==> flow/design.v <==
module decimator
               (
                clk,
                enable,
                rstn,
                filter_in,
                filter_out,
                ce_out
                );
  input   clk; 
  input   enable; 
  input   rstn; 
  input   [5:0] filter_in;  
  output  [20:0] filter_out;  
  output  ce_out; 
  reg  [3:0] cur_count;  
  wire phase_1;  
  reg  ce_out_reg;  
  reg  signed [5:0] input_register;  
  wire signed [5:0] section_in1;  
  wire signed [20:0] section_cast1;  
  wire signed [20:0] sum1;  
  reg  signed [20:0] section_out1;  
  wire signed [20:0] add_cast;  
  wire signed [20:0] add_cast_1;  
  wire signed [21:0] add_temp;  
  wire signed [20:0] section_in2;  
  wire signed [20:0] sum2;  
  reg  signed [20:0] section_out2;  
  wire signed [20:0] add_cast_2;  
  wire signed [20:0] add_cast_3;  
  wire signed [21:0] add_temp_1;  
  wire signed [20:0] section_in3;  
  wire signed [20:0] sum3;  
  reg  signed [20:0] section_out3;  
  wire signed [20:0] add_cast_4;  
  wire signed [20:0] add_cast_5;  
  wire signed [21:0] add_temp_2;  
  wire signed [20:0] section_in4;  
  wire signed [20:0] diff1;  
  wire signed [20:0] section_out4;  
  wire signed [20:0] sub_cast;  
  wire signed [20:0] sub_cast_1;  
  wire signed [21:0] sub_temp;  
  reg  signed [20:0] int_delay_pipe [0:1] ;  
  wire signed [20:0] section_in5;  
  wire signed [20:0] diff2;  
  wire signed [20:0] section_out5;  
  wire signed [20:0] sub_cast_2;  
  wire signed [20:0] sub_cast_3;  
  wire signed [21:0] sub_temp_1;  
  reg  signed [20:0] int_delay_pipe_1 [0:1] ;  
  wire signed [20:0] section_in6;  
  wire signed [20:0] diff3;  
  wire signed [20:0] section_out6;  
  wire signed [20:0] sub_cast_4;  
  wire signed [20:0] sub_cast_5;  
  wire signed [21:0] sub_temp_2;  
  reg  signed [20:0] int_delay_pipe_2 [0:1] ;  
  reg  signed [20:0] output_register;  
  always @ (posedge clk or negedge rstn)
    begin: ce_output
      if (rstn == 1'b0) begin
        cur_count <= 4'b0000;
      end
      else begin
        if (enable == 1'b1) begin
          if (cur_count == 4'b1111) begin
            cur_count <= 4'b0000;
          end
          else begin
            cur_count <= cur_count + 1'b1;
          end
        end
      end
    end  
  assign  phase_1 = (cur_count == 4'b0001 && enable == 1'b1)? 1'b1 : 1'b0;
  always @ (posedge clk or negedge rstn)
    begin: ce_output_register
      if (rstn == 1'b0) begin
        ce_out_reg <= 1'b0;
      end
      else begin
          ce_out_reg <= phase_1;
      end
    end  
  always @ (posedge clk or negedge rstn)
    begin: input_reg_process
      if (rstn == 1'b0) begin
        input_register <= 0;
      end
      else begin
        if (enable == 1'b1) begin
          input_register <= filter_in;
        end
      end
    end  
  assign section_in1 = input_register;
  assign section_cast1 = $signed({{15{section_in1[5]}}, section_in1});
  assign add_cast = section_cast1;
  assign add_cast_1 = section_out1;
  assign add_temp = add_cast + add_cast_1;
  assign sum1 = add_temp[20:0];
  always @ (posedge clk or negedge rstn)
    begin: integrator_delay_section1
      if (rstn == 1'b0) begin
        section_out1 <= 0;
      end
      else begin
        if (enable == 1'b1) begin
          section_out1 <= sum1;
        end
      end
    end  
  assign section_in2 = section_out1;
  assign add_cast_2 = section_in2;
  assign add_cast_3 = section_out2;
  assign add_temp_1 = add_cast_2 + add_cast_3;
  assign sum2 = add_temp_1[20:0];
  always @ (posedge clk or negedge rstn)
    begin: integrator_delay_section2
      if (rstn == 1'b0) begin
        section_out2 <= 0;
      end
      else begin
        if (enable == 1'b1) begin
          section_out2 <= sum2;
        end
      end
    end  
  assign section_in3 = section_out2;
  assign add_cast_4 = section_in3;
  assign add_cast_5 = section_out3;
  assign add_temp_2 = add_cast_4 + add_cast_5;
  assign sum3 = add_temp_2[20:0];
  always @ (posedge clk or negedge rstn)
    begin: integrator_delay_section3
      if (rstn == 1'b0) begin
        section_out3 <= 0;
      end
      else begin
        if (enable == 1'b1) begin
          section_out3 <= sum3;
        end
      end
    end  
  assign section_in4 = section_out3;
  assign sub_cast = section_in4;
  assign sub_cast_1 = diff1;
  assign sub_temp = sub_cast - sub_cast_1;
  assign section_out4 = sub_temp[20:0];
  always @ (posedge clk or negedge rstn)
    begin: comb_delay_section4
      if (rstn == 1'b0) begin
        int_delay_pipe[0] <= 21'b000000000000000000000;
        int_delay_pipe[1] <= 21'b000000000000000000000;
      end
      else begin
        if (phase_1 == 1'b1) begin
          int_delay_pipe[1] <= int_delay_pipe[0];
          int_delay_pipe[0] <= section_in4;
        end
      end
    end  
  assign diff1 = int_delay_pipe[1];
  assign section_in5 = section_out4;
  assign sub_cast_2 = section_in5;
  assign sub_cast_3 = diff2;
  assign sub_temp_1 = sub_cast_2 - sub_cast_3;
  assign section_out5 = sub_temp_1[20:0];
  always @ (posedge clk or negedge rstn)
    begin: comb_delay_section5
      if (rstn == 1'b0) begin
        int_delay_pipe_1[0] <= 21'b000000000000000000000;
        int_delay_pipe_1[1] <= 21'b000000000000000000000;
      end
      else begin
        if (phase_1 == 1'b1) begin
          int_delay_pipe_1[1] <= int_delay_pipe_1[0];
          int_delay_pipe_1[0] <= section_in5;
        end
      end
    end  
  assign diff2 = int_delay_pipe_1[1];
  assign section_in6 = section_out5;
  assign sub_cast_4 = section_in6;
  assign sub_cast_5 = diff3;
  assign sub_temp_2 = sub_cast_4 - sub_cast_5;
  assign section_out6 = sub_temp_2[20:0];
  always @ (posedge clk or negedge rstn)
    begin: comb_delay_section6
      if (rstn == 1'b0) begin
        int_delay_pipe_2[0] <= 21'b000000000000000000000;
        int_delay_pipe_2[1] <= 21'b000000000000000000000;
      end
      else begin
        if (phase_1 == 1'b1) begin
          int_delay_pipe_2[1] <= int_delay_pipe_2[0];
          int_delay_pipe_2[0] <= section_in6;
        end
      end
    end  
  assign diff3 = int_delay_pipe_2[1];
  always @ (posedge clk or negedge rstn)
    begin: output_reg_process
      if (rstn == 1'b0) begin
        output_register <= 0;
      end
      else begin
        if (phase_1 == 1'b1) begin
          output_register <= section_out6;
        end
      end
    end  
  assign ce_out = ce_out_reg;
  assign filter_out = output_register;
endmodule   
`timescale 1 ns / 1 ns
module loop_filter
          (
           clk,
           rstn,
           enable,
           filter_in,
           ceout,
           filter_out,
           a2,a3,b1,b2
          );
  input   clk;
  input   rstn;
  input   enable;
  input   signed [15:0] filter_in;   
  output  ceout;
  output  signed [15:0] filter_out;   
  input signed [17:0] a2,a3,b1,b2;
  wire enb_1_16_0;
  wire signed [33:0] b_1_out1;   
  wire signed [33:0] b_2_out1;   
  wire signed [15:0] CastCAS_out1;   
  wire signed [33:0] a_2_out1;   
  wire signed [33:0] a_3_out1;   
  wire signed [15:0] CastStates3_out1;   
  reg signed [15:0] BodyDelay3_out1;   
  wire signed [36:0] BodyLSum2_sub_cast;   
  wire signed [37:0] BodyLSum2_sub_cast_1;   
  wire signed [36:0] BodyLSum2_sub_cast_2;   
  wire signed [37:0] BodyLSum2_sub_cast_3;   
  wire signed [37:0] BodyLSum2_sub_temp;   
  wire signed [36:0] BodyLSum2_out1;   
  wire signed [37:0] BodyRSum2_sub_cast;   
  wire signed [36:0] BodyRSum2_sub_cast_1;   
  wire signed [37:0] BodyRSum2_sub_cast_2;   
  wire signed [37:0] BodyRSum2_sub_temp;   
  wire signed [36:0] BodyRSum2_out1;   
  wire signed [15:0] CastStates2_out1;   
  reg signed [15:0] BodyDelay2_out1;   
  wire signed [36:0] HeadSum1_add_cast;   
  wire signed [37:0] HeadSum1_add_cast_1;   
  wire signed [36:0] HeadSum1_add_cast_2;   
  wire signed [37:0] HeadSum1_add_cast_3;   
  wire signed [37:0] HeadSum1_add_temp;   
  wire signed [36:0] HeadSum1_out1;   
  assign b_1_out1 = b1 * filter_in;
  assign b_2_out1 = b2 * filter_in;
  assign enb_1_16_0 = enable;
  assign a_2_out1 = a2 * CastCAS_out1;
  assign a_3_out1 = a3 * CastCAS_out1;
  assign CastStates3_out1 = {{3{a_3_out1[33]}}, a_3_out1[33:21]};
  always @(posedge clk or negedge rstn)
    begin : BodyDelay3_process
      if (rstn == 1'b0) begin
        BodyDelay3_out1 <= 16'sb0000000000000000;
      end
      else begin
        if (enb_1_16_0) begin
          BodyDelay3_out1 <= CastStates3_out1;
        end
      end
    end
  assign BodyLSum2_sub_cast = {{2{b_2_out1[33]}}, {b_2_out1, 1'b0}};
  assign BodyLSum2_sub_cast_1 = BodyLSum2_sub_cast;
  assign BodyLSum2_sub_cast_2 = {BodyDelay3_out1, 21'b000000000000000000000};
  assign BodyLSum2_sub_cast_3 = BodyLSum2_sub_cast_2;
  assign BodyLSum2_sub_temp = BodyLSum2_sub_cast_1 - BodyLSum2_sub_cast_3;
  assign BodyLSum2_out1 = ((BodyLSum2_sub_temp[37] == 1'b0) && (BodyLSum2_sub_temp[36] != 1'b0) ? 37'sh0FFFFFFFFF :
              ((BodyLSum2_sub_temp[37] == 1'b1) && (BodyLSum2_sub_temp[36] != 1'b1) ? 37'sh1000000000 :
              $signed(BodyLSum2_sub_temp[36:0])));
  assign BodyRSum2_sub_cast = BodyLSum2_out1;
  assign BodyRSum2_sub_cast_1 = a_2_out1;
  assign BodyRSum2_sub_cast_2 = BodyRSum2_sub_cast_1;
  assign BodyRSum2_sub_temp = BodyRSum2_sub_cast - BodyRSum2_sub_cast_2;
  assign BodyRSum2_out1 = ((BodyRSum2_sub_temp[37] == 1'b0) && (BodyRSum2_sub_temp[36] != 1'b0) ? 37'sh0FFFFFFFFF :
              ((BodyRSum2_sub_temp[37] == 1'b1) && (BodyRSum2_sub_temp[36] != 1'b1) ? 37'sh1000000000 :
              $signed(BodyRSum2_sub_temp[36:0])));
  assign CastStates2_out1 = ((BodyRSum2_out1[36] == 1'b0) && (BodyRSum2_out1[35:21] == 15'b111111111111111) ? 16'sb0111111111111111 :
              $signed(BodyRSum2_out1[36:21]));
  always @(posedge clk or negedge rstn)
    begin : BodyDelay2_process
      if (rstn == 1'b0) begin
        BodyDelay2_out1 <= 16'sb0000000000000000;
      end
      else begin
        if (enb_1_16_0) begin
          BodyDelay2_out1 <= CastStates2_out1;
        end
      end
    end
  assign HeadSum1_add_cast = {{2{b_1_out1[33]}}, {b_1_out1, 1'b0}};
  assign HeadSum1_add_cast_1 = HeadSum1_add_cast;
  assign HeadSum1_add_cast_2 = {BodyDelay2_out1, 21'b000000000000000000000};
  assign HeadSum1_add_cast_3 = HeadSum1_add_cast_2;
  assign HeadSum1_add_temp = HeadSum1_add_cast_1 + HeadSum1_add_cast_3;
  assign HeadSum1_out1 = ((HeadSum1_add_temp[37] == 1'b0) && (HeadSum1_add_temp[36] != 1'b0) ? 37'sh0FFFFFFFFF :
              ((HeadSum1_add_temp[37] == 1'b1) && (HeadSum1_add_temp[36] != 1'b1) ? 37'sh1000000000 :
              $signed(HeadSum1_add_temp[36:0])));
  assign CastCAS_out1 = ((HeadSum1_out1[36] == 1'b0) && (HeadSum1_out1[35:31] != 5'b00000) ? 16'sb0111111111111111 :
              ((HeadSum1_out1[36] == 1'b1) && (HeadSum1_out1[35:31] != 5'b11111) ? 16'sb1000000000000000 :
              $signed(HeadSum1_out1[31:16])));
  assign filter_out = CastCAS_out1;
  assign ceout = enable;
endmodule   
module dlf_core (
   input             clk,
   input             rstn,
   input             dlf_en,
   input  [4:0]      tdc_dout,
   input  [17:0]     dlf_a2,
   input  [17:0]     dlf_a3,
   input  [17:0]     dlf_b1,
   input  [17:0]     dlf_b2,
   input  [14:0]     dlf_sdm_nc_in,
   output [15:0]     dlf_out,
   output            dlf_valid
   );
   wire signed [5:0]  dec_in;
   wire signed [20:0] dec_out;
   wire signed [15:0] dec_out_slc;
   wire signed [15:0] dlf_sdm_nc_in_ext;
   wire signed [15:0] dlf_in;
   wire signed [15:0] lf_out;
   wire               dec_ce;
   reg  [15:0]        dlf_out_r;
   reg                dlf_valid_r;
   assign dec_in = tdc_dout - 6'sd16;
   assign dlf_sdm_nc_in_ext = {1'b0,dlf_sdm_nc_in};
   assign dec_out_slc = dec_out[20:5];
   assign dlf_in = dec_out_slc - dlf_sdm_nc_in_ext;
   decimator decimator_1(
			 .clk(clk),
			 .enable(dlf_en),
			 .rstn(rstn),
			 .filter_in(dec_in),
			 .filter_out(dec_out),
			 .ce_out(dec_ce)
			 );
   loop_filter loop_filter_1(
			     .clk(clk),
			     .rstn(rstn),
			     .enable(dec_ce),
			     .filter_in(dlf_in),
			     .ceout(),
			     .filter_out(lf_out),
			     .a2(dlf_a2),
			     .a3(dlf_a3),
			     .b1(dlf_b1),
			     .b2(dlf_b2)
			     );
   always @(posedge clk or negedge rstn) begin
      if (rstn == 1'b0) begin
	 dlf_out_r <= 16'd0;
	 dlf_valid_r <= 1'b0;
      end
      else begin
	 dlf_valid_r <= dec_ce;
	 if (dec_ce)
	   dlf_out_r <= lf_out;
      end
   end
   assign dlf_out = dlf_out_r;
   assign dlf_valid = dlf_valid_r;
endmodule
# Step by step through the tools: dlf_core
# Tool output for the design above before and after an edit, in the order of the flow.
# "orig" refers to lines of the RTL above, "edited" to lines of the edited file.
# "diff" is "edited" less "orig", of the values as shown.
# Operators carry their Yosys type and port widths (W data, S select, Z words).
# Not given: -
# inputs
design	dlf_core
clock	clk
cell_library	sky130hd
pvt_corner	tt_025C_1v80

# Edit of the RTL
# Unified diff, file above to edited file.
# The edited RTL no longer does the same as the RTL above: the edit was made by script, with no optimisation intended.
# begin of diff
@@ -76,13 +76,5 @@
     end  
   assign  phase_1 = (cur_count == 4'b0001 && enable == 1'b1)? 1'b1 : 1'b0;
-  always @ (posedge clk or negedge rstn)
-    begin: ce_output_register
-      if (rstn == 1'b0) begin
-        ce_out_reg <= 1'b0;
-      end
-      else begin
-          ce_out_reg <= phase_1;
-      end
-    end  
+  always @(*) ce_out_reg = phase_1;  
   always @ (posedge clk or negedge rstn)
     begin: input_reg_process
# end of diff

# Word level
# Yosys after proc, flatten, opt, wreduce and memory -nomap, before mapping. Print and check cells are not counted.
# op_classes
item	orig	edited	diff
n_addsub	12	12	0
mul	4	4	0
n_eq	4	4	0
n_mux	11	11	0
logic	8	8	0
reduce_and_logical	11	11	0
# op_table
operator	orig	edited	diff
$logic_and A1 B1 Y1	10	10	0
$not A1 Y1	8	8	0
$mux W37	6	6	0
$mul A18 B16 Y34	4	4	0
$mux W16	3	3	0
$sub A21 B21 Y21	3	3	0
$add A21 B21 Y21	2	2	0
$add A35 B37 Y38	1	1	0
$add A4 B1 Y4 const B	1	1	0
$add A6 B21 Y21	1	1	0
$eq A15 B15 Y1 const B	1	1	0
$eq A4 B1 Y1 const B	1	1	0
$eq A4 B4 Y1 const B	1	1	0
$mux W1	1	1	0
$mux W4	1	1	0
$ne A5 B5 Y1 const B	1	1	0
$reduce_bool A5 Y1	1	1	0
$sub A16 B16 Y16	1	1	0
$sub A35 B34 Y36	1	1	0
$sub A37 B34 Y38	1	1	0
$sub A5 B5 Y6 const B	1	1	0
# word_totals
item	orig	edited	diff
regBits	267	266	-1
inputBits	95	95	0
out_inout_bits	17	17	0
wordCells	67	66	-1

# Logic depth
# Depth = most cells in a row (Yosys ltp): at word level without a register or memory, in the mapped netlist without a sequential cell, where the memories' decode and read muxes count.
# logic_depth
item	orig	edited	diff
word_depth	20	20	0
ABC_AREA	0	0	-
mapped_depth	81	85	4
depth_no_buf	77	81	4

# After synthesis
# Source: synth_stat.txt of the flow (Yosys; design flattened, memories mapped). It holds for the ABC_AREA given above (unset counts as 0); a run with the other value may have another netlist.
# by_type
type	orig	edited	diff
sky130_fd_sc_hd__nand2_1	972	1063	91
sky130_fd_sc_hd__nor2_1	238	185	-53
sky130_fd_sc_hd__and3_1	62	33	-29
sky130_fd_sc_hd__o21ai_1	4	26	22
sky130_fd_sc_hd__nand3_1	69	48	-21
sky130_fd_sc_hd__and2_1	372	388	16
sky130_fd_sc_hd__o21ai_0	215	199	-16
sky130_fd_sc_hd__mux2i_1	19	3	-16
sky130_fd_sc_hd__a21o_1	96	83	-13
sky130_fd_sc_hd__xor2_1	59	72	13
sky130_fd_sc_hd__clkbuf_1	239	228	-11
sky130_fd_sc_hd__inv_1	1477	1467	-10
sky130_fd_sc_hd__o2bb2ai_2	10	0	-10
sky130_fd_sc_hd__mux2_2	58	49	-9
sky130_fd_sc_hd__a21boi_0	34	26	-8
sky130_fd_sc_hd__a31oi_1	9	17	8
sky130_fd_sc_hd__o41ai_1	10	4	-6
sky130_fd_sc_hd__a21boi_1	6	0	-6
# Not every row of either side is listed.
# synth_totals
item	orig	edited	diff
cell_count	6756	6658	-98
synth_area_um2	61143.6	60141.4	-1002.2
seq_area_um2	6531.3	6506.2	-25.1
ffs	261	260	-1
buffers	248	234	-14
# By module: a second synthesis without flattening, with its own total; a netlist apart from the flattened one above.
# hier_totals
item	orig	edited	diff
cells_unflattened	6767	6736	-31
area_unflattened_um2	61592.8	61377.6	-215.2
# Each row is one instance without its submodules.
# modules_orig
module	n_inst	n_cells	area_um2	seq_area_um2
loop_filter	1	5145	46631.0	725.7
decimator	1	1465	13504.2	5530.3
dlf_core	1	157	1457.6	425.4
# modules_edited
module	n_inst	n_cells	area_um2	seq_area_um2
loop_filter	1	5101	46377.0	725.7
decimator	1	1478	13543.0	5505.3
dlf_core	1	157	1457.6	425.4

# Worst setup path after synthesis
# Path of least setup slack by OpenSTA after synthesis, without wires, with an ideal clock, recovery checks aside; 20% of the period is set as input and as output delay. Where synthesis merged equal registers, the netlist keeps one of their names.
# synth_timing
item	orig	edited	diff
path_kind	input -> register	input -> register	-
startpoint	input port dlf_sdm_nc_in[0]	input port dlf_sdm_nc_in[0]	-
endpoint	register loop_filter_1.BodyDelay2_out1[14]	register loop_filter_1.BodyDelay2_out1[1]	-
period_ps	25000	25000	0
input_delay_ps	5000	5000	0
setup_time_ps	121	129	8
t_first_pin_ps	5000	5000	0
arrival_ps	21306	21729	423
required_ps	24879	24871	-8
path_slack_ps	3573	3142	-431
delay_ps	16427	16858	431
driving_pins	78	74	-4
n_path_buf	5	4	-1
period_less_setup_slack_ps	21427	21858	431
# "delay_ps" is the arrival time less input delay plus setup time.
# "driving_pins": output pins that drive a net of the path, with the launching flip-flop's if there is one; two outputs of one cell count as two.
# "period_less_setup_slack_ps" = period - worst setup slack (recovery checks aside). The figure is calculated, with input and output delays left at 20% of the set period.
# The rows between start and end are the longest chain of elaborated cells between them; the timing report does not say that the signal goes this way. Where chains are equally long, one stands for them.
# Each line given opens the expression or statement behind the cell; cells for indexed reads and writes are added by Yosys, which also makes memories of some case tables.
# synth_between_orig
path_cell_list	sky130_fd_sc_hd__ha_1 > sky130_fd_sc_hd__fa_1 > sky130_fd_sc_hd__nor2b_1 > sky130_fd_sc_hd__o21ai_0 > sky130_fd_sc_hd__a21boi_1 > sky130_fd_sc_hd__o21ai_0 > sky130_fd_sc_hd__a21boi_1 > sky130_fd_sc_hd__o21ai_0 > sky130_fd_sc_hd__a21boi_1 > sky130_fd_sc_hd__o21ai_0 > sky130_fd_sc_hd__a21boi_1 > sky130_fd_sc_hd__o21ai_0 > sky130_fd_sc_hd__and3_1 > sky130_fd_sc_hd__or3_1 > sky130_fd_sc_hd__clkbuf_1 > sky130_fd_sc_hd__clkbuf_1 > sky130_fd_sc_hd__and2_1 > sky130_fd_sc_hd__ha_1 > [... 42 more ...] > sky130_fd_sc_hd__fa_1 > sky130_fd_sc_hd__inv_1 > sky130_fd_sc_hd__fa_1 > sky130_fd_sc_hd__inv_1 > sky130_fd_sc_hd__ha_1 > sky130_fd_sc_hd__a21o_1 > sky130_fd_sc_hd__a21oi_1 > sky130_fd_sc_hd__nor2_1 > sky130_fd_sc_hd__nor2_1 > sky130_fd_sc_hd__nor2_1 > sky130_fd_sc_hd__a2111oi_0 > sky130_fd_sc_hd__o41ai_1 > sky130_fd_sc_hd__a221o_1 > sky130_fd_sc_hd__o21bai_1 > sky130_fd_sc_hd__a21boi_1 > sky130_fd_sc_hd__or4_1 > sky130_fd_sc_hd__a21oi_1 > sky130_fd_sc_hd__o2bb2ai_2
elab_chain_len	20
cells_between	36
cone_lines	16
classes_between	add/sub: 4; mul: 3; eq/ne: 2; mux: 9; logic: 8; reduce/logical: 10
# synth_lines_orig
item	line	source
start, declared	331	input  [14:0]     dlf_sdm_nc_in,
$sub A16 B16 Y16	347	assign dlf_in = dec_out_slc - dlf_sdm_nc_in_ext;
$mul A18 B16 Y34	263	assign b_1_out1 = b1 * filter_in;
$add A35 B37 Y38	312	assign HeadSum1_add_temp = HeadSum1_add_cast_1 + HeadSum1_add_cast_3;
$not A1 Y1	314	((HeadSum1_add_temp[37] == 1'b1) && (HeadSum1_add_temp[36] != 1'b1) ? 37'sh1000000000 :
$logic_and A1 B1 Y1	314
$mux W37	314
$mux W37	313	assign HeadSum1_out1 = ((HeadSum1_add_temp[37] == 1'b0) && (HeadSum1_add_temp[36] != 1'b0) ? 37'sh0FFFFFFFFF :
[... 6 more ...]	-
$not A1 Y1	293	((BodyRSum2_sub_temp[37] == 1'b1) && (BodyRSum2_sub_temp[36] != 1'b1) ? 37'sh1000000000 :
$logic_and A1 B1 Y1	293
$mux W37	293
$mux W37	292	assign BodyRSum2_out1 = ((BodyRSum2_sub_temp[37] == 1'b0) && (BodyRSum2_sub_temp[36] != 1'b0) ? 37'sh0FFFFFFFF ...
$not A1 Y1	295	assign CastStates2_out1 = ((BodyRSum2_out1[36] == 1'b0) && (BodyRSum2_out1[35:21] == 15'b111111111111111) ? 16 ...
$logic_and A1 B1 Y1	295
$mux W16	295
end, assigned	300	BodyDelay2_out1 <= 16'sb0000000000000000;
end, assigned	304	BodyDelay2_out1 <= CastStates2_out1;
end, declared	256	reg signed [15:0] BodyDelay2_out1;
# synth_between_edited
path_cell_list	sky130_fd_sc_hd__ha_1 > sky130_fd_sc_hd__fa_1 > sky130_fd_sc_hd__nor2b_1 > sky130_fd_sc_hd__o21ai_0 > sky130_fd_sc_hd__a21boi_0 > sky130_fd_sc_hd__o21ai_0 > sky130_fd_sc_hd__a21boi_0 > sky130_fd_sc_hd__o21ai_0 > sky130_fd_sc_hd__a21boi_0 > sky130_fd_sc_hd__o21a_1 > sky130_fd_sc_hd__o21ai_0 > sky130_fd_sc_hd__nand2_1 > sky130_fd_sc_hd__a21o_1 > sky130_fd_sc_hd__mux2i_1 > sky130_fd_sc_hd__or2_2 > sky130_fd_sc_hd__clkbuf_1 > sky130_fd_sc_hd__clkbuf_1 > sky130_fd_sc_hd__nand2_1 > [... 38 more ...] > sky130_fd_sc_hd__fa_1 > sky130_fd_sc_hd__inv_1 > sky130_fd_sc_hd__fa_1 > sky130_fd_sc_hd__inv_1 > sky130_fd_sc_hd__ha_1 > sky130_fd_sc_hd__a21o_1 > sky130_fd_sc_hd__a21oi_1 > sky130_fd_sc_hd__nor2b_1 > sky130_fd_sc_hd__nor2_1 > sky130_fd_sc_hd__nor2b_1 > sky130_fd_sc_hd__o21a_1 > sky130_fd_sc_hd__o21ai_0 > sky130_fd_sc_hd__nand2b_1 > sky130_fd_sc_hd__a211oi_1 > sky130_fd_sc_hd__o41ai_4 > sky130_fd_sc_hd__xnor2_2 > sky130_fd_sc_hd__maj3_2 > sky130_fd_sc_hd__o21ai_2
elab_chain_len	20
cells_between	36
cone_lines	16
classes_between	add/sub: 4; mul: 3; eq/ne: 2; mux: 9; logic: 8; reduce/logical: 10
# synth_lines_edited
item	line	source
start, declared	323	input  [14:0]     dlf_sdm_nc_in,
$sub A16 B16 Y16	339	assign dlf_in = dec_out_slc - dlf_sdm_nc_in_ext;
$mul A18 B16 Y34	255	assign b_1_out1 = b1 * filter_in;
$add A35 B37 Y38	304	assign HeadSum1_add_temp = HeadSum1_add_cast_1 + HeadSum1_add_cast_3;
$not A1 Y1	306	((HeadSum1_add_temp[37] == 1'b1) && (HeadSum1_add_temp[36] != 1'b1) ? 37'sh1000000000 :
$logic_and A1 B1 Y1	306
$mux W37	306
$mux W37	305	assign HeadSum1_out1 = ((HeadSum1_add_temp[37] == 1'b0) && (HeadSum1_add_temp[36] != 1'b0) ? 37'sh0FFFFFFFFF :
[... 6 more ...]	-
$not A1 Y1	285	((BodyRSum2_sub_temp[37] == 1'b1) && (BodyRSum2_sub_temp[36] != 1'b1) ? 37'sh1000000000 :
$logic_and A1 B1 Y1	285
$mux W37	285
$mux W37	284	assign BodyRSum2_out1 = ((BodyRSum2_sub_temp[37] == 1'b0) && (BodyRSum2_sub_temp[36] != 1'b0) ? 37'sh0FFFFFFFF ...
$not A1 Y1	287	assign CastStates2_out1 = ((BodyRSum2_out1[36] == 1'b0) && (BodyRSum2_out1[35:21] == 15'b111111111111111) ? 16 ...
$logic_and A1 B1 Y1	287
$mux W16	287
end, assigned	292	BodyDelay2_out1 <= 16'sb0000000000000000;
end, assigned	296	BodyDelay2_out1 <= CastStates2_out1;
end, declared	248	reg signed [15:0] BodyDelay2_out1;

# Timing after layout
# From the final timing report of the runs of pair A: the path of least setup slack in the routed layout; clock arrival at registers is part of the times.
# The path's times are printed in steps of 10 ps; the period is the one set.
# layout_timing
item	orig	edited	diff
path_kind	input -> register	input -> register	-
startpoint	input port dlf_sdm_nc_in[0]	input port dlf_sdm_nc_in[1]	-
endpoint	register loop_filter_1.BodyDelay2_out1[10]	register loop_filter_1.BodyDelay2_out1[13]	-
period_ps	25000	25000	0
input_delay_ps	5000	5000	0
setup_time_ps	60	80	20
t_first_pin_ps	5000	5000	0
arrival_ps	24170	24090	-80
required_ps	25500	25490	-10
path_slack_ps	1330	1400	70
driving_pins	72	78	6
n_path_buf	4	4	0
# The rows between start and end are the longest chain of elaborated cells between them; the timing report does not say that the signal goes this way. Where chains are equally long, one stands for them.
# layout_between_orig
path_cell_list	sky130_fd_sc_hd__clkdlybuf4s50_1 > sky130_fd_sc_hd__ha_1 > sky130_fd_sc_hd__fa_1 > sky130_fd_sc_hd__nor2b_1 > sky130_fd_sc_hd__o21ai_0 > sky130_fd_sc_hd__a21boi_1 > sky130_fd_sc_hd__o21ai_0 > sky130_fd_sc_hd__a21boi_1 > sky130_fd_sc_hd__o21ai_0 > sky130_fd_sc_hd__a21boi_1 > sky130_fd_sc_hd__o21ai_0 > sky130_fd_sc_hd__a21boi_1 > sky130_fd_sc_hd__o21ai_0 > sky130_fd_sc_hd__nand2_1 > sky130_fd_sc_hd__xor2_2 > sky130_fd_sc_hd__nand2_1 > sky130_fd_sc_hd__fa_1 > sky130_fd_sc_hd__inv_1 > [... 36 more ...] > sky130_fd_sc_hd__fa_1 > sky130_fd_sc_hd__inv_1 > sky130_fd_sc_hd__fa_1 > sky130_fd_sc_hd__fa_1 > sky130_fd_sc_hd__inv_1 > sky130_fd_sc_hd__fa_1 > sky130_fd_sc_hd__inv_1 > sky130_fd_sc_hd__ha_1 > sky130_fd_sc_hd__and3_1 > sky130_fd_sc_hd__nand2_1 > sky130_fd_sc_hd__nor3_1 > sky130_fd_sc_hd__o21ai_0 > sky130_fd_sc_hd__o31ai_1 > sky130_fd_sc_hd__a21oi_1 > sky130_fd_sc_hd__a21oi_1 > sky130_fd_sc_hd__a21oi_1 > sky130_fd_sc_hd__xnor2_1 > sky130_fd_sc_hd__o221a_2
elab_chain_len	20
cells_between	36
cone_lines	16
classes_between	add/sub: 4; mul: 3; eq/ne: 2; mux: 9; logic: 8; reduce/logical: 10
# layout_lines_orig
item	line	source
start, declared	331	input  [14:0]     dlf_sdm_nc_in,
$sub A16 B16 Y16	347	assign dlf_in = dec_out_slc - dlf_sdm_nc_in_ext;
$mul A18 B16 Y34	263	assign b_1_out1 = b1 * filter_in;
$add A35 B37 Y38	312	assign HeadSum1_add_temp = HeadSum1_add_cast_1 + HeadSum1_add_cast_3;
$not A1 Y1	314	((HeadSum1_add_temp[37] == 1'b1) && (HeadSum1_add_temp[36] != 1'b1) ? 37'sh1000000000 :
$logic_and A1 B1 Y1	314
$mux W37	314
$mux W37	313	assign HeadSum1_out1 = ((HeadSum1_add_temp[37] == 1'b0) && (HeadSum1_add_temp[36] != 1'b0) ? 37'sh0FFFFFFFFF :
[... 6 more ...]	-
$not A1 Y1	293	((BodyRSum2_sub_temp[37] == 1'b1) && (BodyRSum2_sub_temp[36] != 1'b1) ? 37'sh1000000000 :
$logic_and A1 B1 Y1	293
$mux W37	293
$mux W37	292	assign BodyRSum2_out1 = ((BodyRSum2_sub_temp[37] == 1'b0) && (BodyRSum2_sub_temp[36] != 1'b0) ? 37'sh0FFFFFFFF ...
$not A1 Y1	295	assign CastStates2_out1 = ((BodyRSum2_out1[36] == 1'b0) && (BodyRSum2_out1[35:21] == 15'b111111111111111) ? 16 ...
$logic_and A1 B1 Y1	295
$mux W16	295
end, assigned	300	BodyDelay2_out1 <= 16'sb0000000000000000;
end, assigned	304	BodyDelay2_out1 <= CastStates2_out1;
end, declared	256	reg signed [15:0] BodyDelay2_out1;
# layout_between_edited
path_cell_list	sky130_fd_sc_hd__clkdlybuf4s50_1 > sky130_fd_sc_hd__inv_1 > sky130_fd_sc_hd__ha_1 > sky130_fd_sc_hd__nor2b_1 > sky130_fd_sc_hd__o21ai_0 > sky130_fd_sc_hd__a21boi_0 > sky130_fd_sc_hd__o21ai_0 > sky130_fd_sc_hd__a21boi_0 > sky130_fd_sc_hd__o21ai_0 > sky130_fd_sc_hd__a21boi_0 > sky130_fd_sc_hd__o21ai_0 > sky130_fd_sc_hd__a21boi_0 > sky130_fd_sc_hd__o21ai_0 > sky130_fd_sc_hd__a21boi_0 > sky130_fd_sc_hd__nor2_2 > sky130_fd_sc_hd__nand2_1 > sky130_fd_sc_hd__fa_1 > sky130_fd_sc_hd__inv_1 > [... 42 more ...] > sky130_fd_sc_hd__inv_1 > sky130_fd_sc_hd__fa_1 > sky130_fd_sc_hd__inv_1 > sky130_fd_sc_hd__ha_1 > sky130_fd_sc_hd__a21o_1 > sky130_fd_sc_hd__a21o_1 > sky130_fd_sc_hd__a21o_1 > sky130_fd_sc_hd__a221o_1 > sky130_fd_sc_hd__a21oi_1 > sky130_fd_sc_hd__nand3b_1 > sky130_fd_sc_hd__o21ai_0 > sky130_fd_sc_hd__a31oi_1 > sky130_fd_sc_hd__o31ai_1 > sky130_fd_sc_hd__a21o_1 > sky130_fd_sc_hd__and4b_1 > sky130_fd_sc_hd__nor3_1 > sky130_fd_sc_hd__maj3_2 > sky130_fd_sc_hd__o21ai_1
elab_chain_len	20
cells_between	36
cone_lines	16
classes_between	add/sub: 4; mul: 3; eq/ne: 2; mux: 9; logic: 8; reduce/logical: 10
# layout_lines_edited
item	line	source
start, declared	323	input  [14:0]     dlf_sdm_nc_in,
$sub A16 B16 Y16	339	assign dlf_in = dec_out_slc - dlf_sdm_nc_in_ext;
$mul A18 B16 Y34	255	assign b_1_out1 = b1 * filter_in;
$add A35 B37 Y38	304	assign HeadSum1_add_temp = HeadSum1_add_cast_1 + HeadSum1_add_cast_3;
$not A1 Y1	306	((HeadSum1_add_temp[37] == 1'b1) && (HeadSum1_add_temp[36] != 1'b1) ? 37'sh1000000000 :
$logic_and A1 B1 Y1	306
$mux W37	306
$mux W37	305	assign HeadSum1_out1 = ((HeadSum1_add_temp[37] == 1'b0) && (HeadSum1_add_temp[36] != 1'b0) ? 37'sh0FFFFFFFFF :
[... 6 more ...]	-
$not A1 Y1	285	((BodyRSum2_sub_temp[37] == 1'b1) && (BodyRSum2_sub_temp[36] != 1'b1) ? 37'sh1000000000 :
$logic_and A1 B1 Y1	285
$mux W37	285
$mux W37	284	assign BodyRSum2_out1 = ((BodyRSum2_sub_temp[37] == 1'b0) && (BodyRSum2_sub_temp[36] != 1'b0) ? 37'sh0FFFFFFFF ...
$not A1 Y1	287	assign CastStates2_out1 = ((BodyRSum2_out1[36] == 1'b0) && (BodyRSum2_out1[35:21] == 15'b111111111111111) ? 16 ...
$logic_and A1 B1 Y1	287
$mux W16	287
end, assigned	292	BodyDelay2_out1 <= 16'sb0000000000000000;
end, assigned	296	BodyDelay2_out1 <= CastStates2_out1;
end, declared	248	reg signed [15:0] BodyDelay2_out1;

# Measured runs
# Both versions went through the flow (Yosys, OpenROAD) with the same settings in each pair. Constraints: input delay and output delay 20% of the set period each, output load 0.01 pF.
# flow_settings_pair_A
CORE_UTILIZATION	40
period_ns	25.0
CAP_MARGIN	20
CORE_MARGIN	2
SLEW_MARGIN	20
# measured_pair_A
item	orig	edited	diff
ys_area_um2	61143.6	60141.4	-1002.2
design.die.area_um2	156001.0	153472.0	-2529.0
final_util_pct	43.2	43.2	0.0
timing.setup.ws_ps	1328	1397	69
final_hold_ws_ps	461	461	0
achieved_clock_period_ps	23672	23603	-69
# flow_settings_pair_B
CAP_MARGIN	35
CORE_ASPECT_RATIO	1.0
CORE_UTILIZATION	16
CTS_CLUSTER_SIZE	49
HOLD_SLACK_MARGIN	0.22
MIN_ROUTING_LAYER	met2
PLACE_DENSITY_LB_ADDON	0.29
SETUP_SLACK_MARGIN	0.53
SLEW_MARGIN	15
TNS_END_PERCENT	80
period_ns	38.0
CORE_MARGIN	2
# measured_pair_B
item	orig	edited	diff
ys_area_um2	61143.6	60141.4	-1002.2
design.die.area_um2	387108.0	380806.0	-6302.0
final_util_pct	18.4	18.5	0.1
timing.setup.ws_ps	10608	9853	-755
final_hold_ws_ps	451	470	19
achieved_clock_period_ps	27392	28147	755
# "achieved_clock_period_ps": clock period set for the run, less the worst setup slack. It is reckoned from that one timing run; input and output delays stay at 20% of the period that was set.
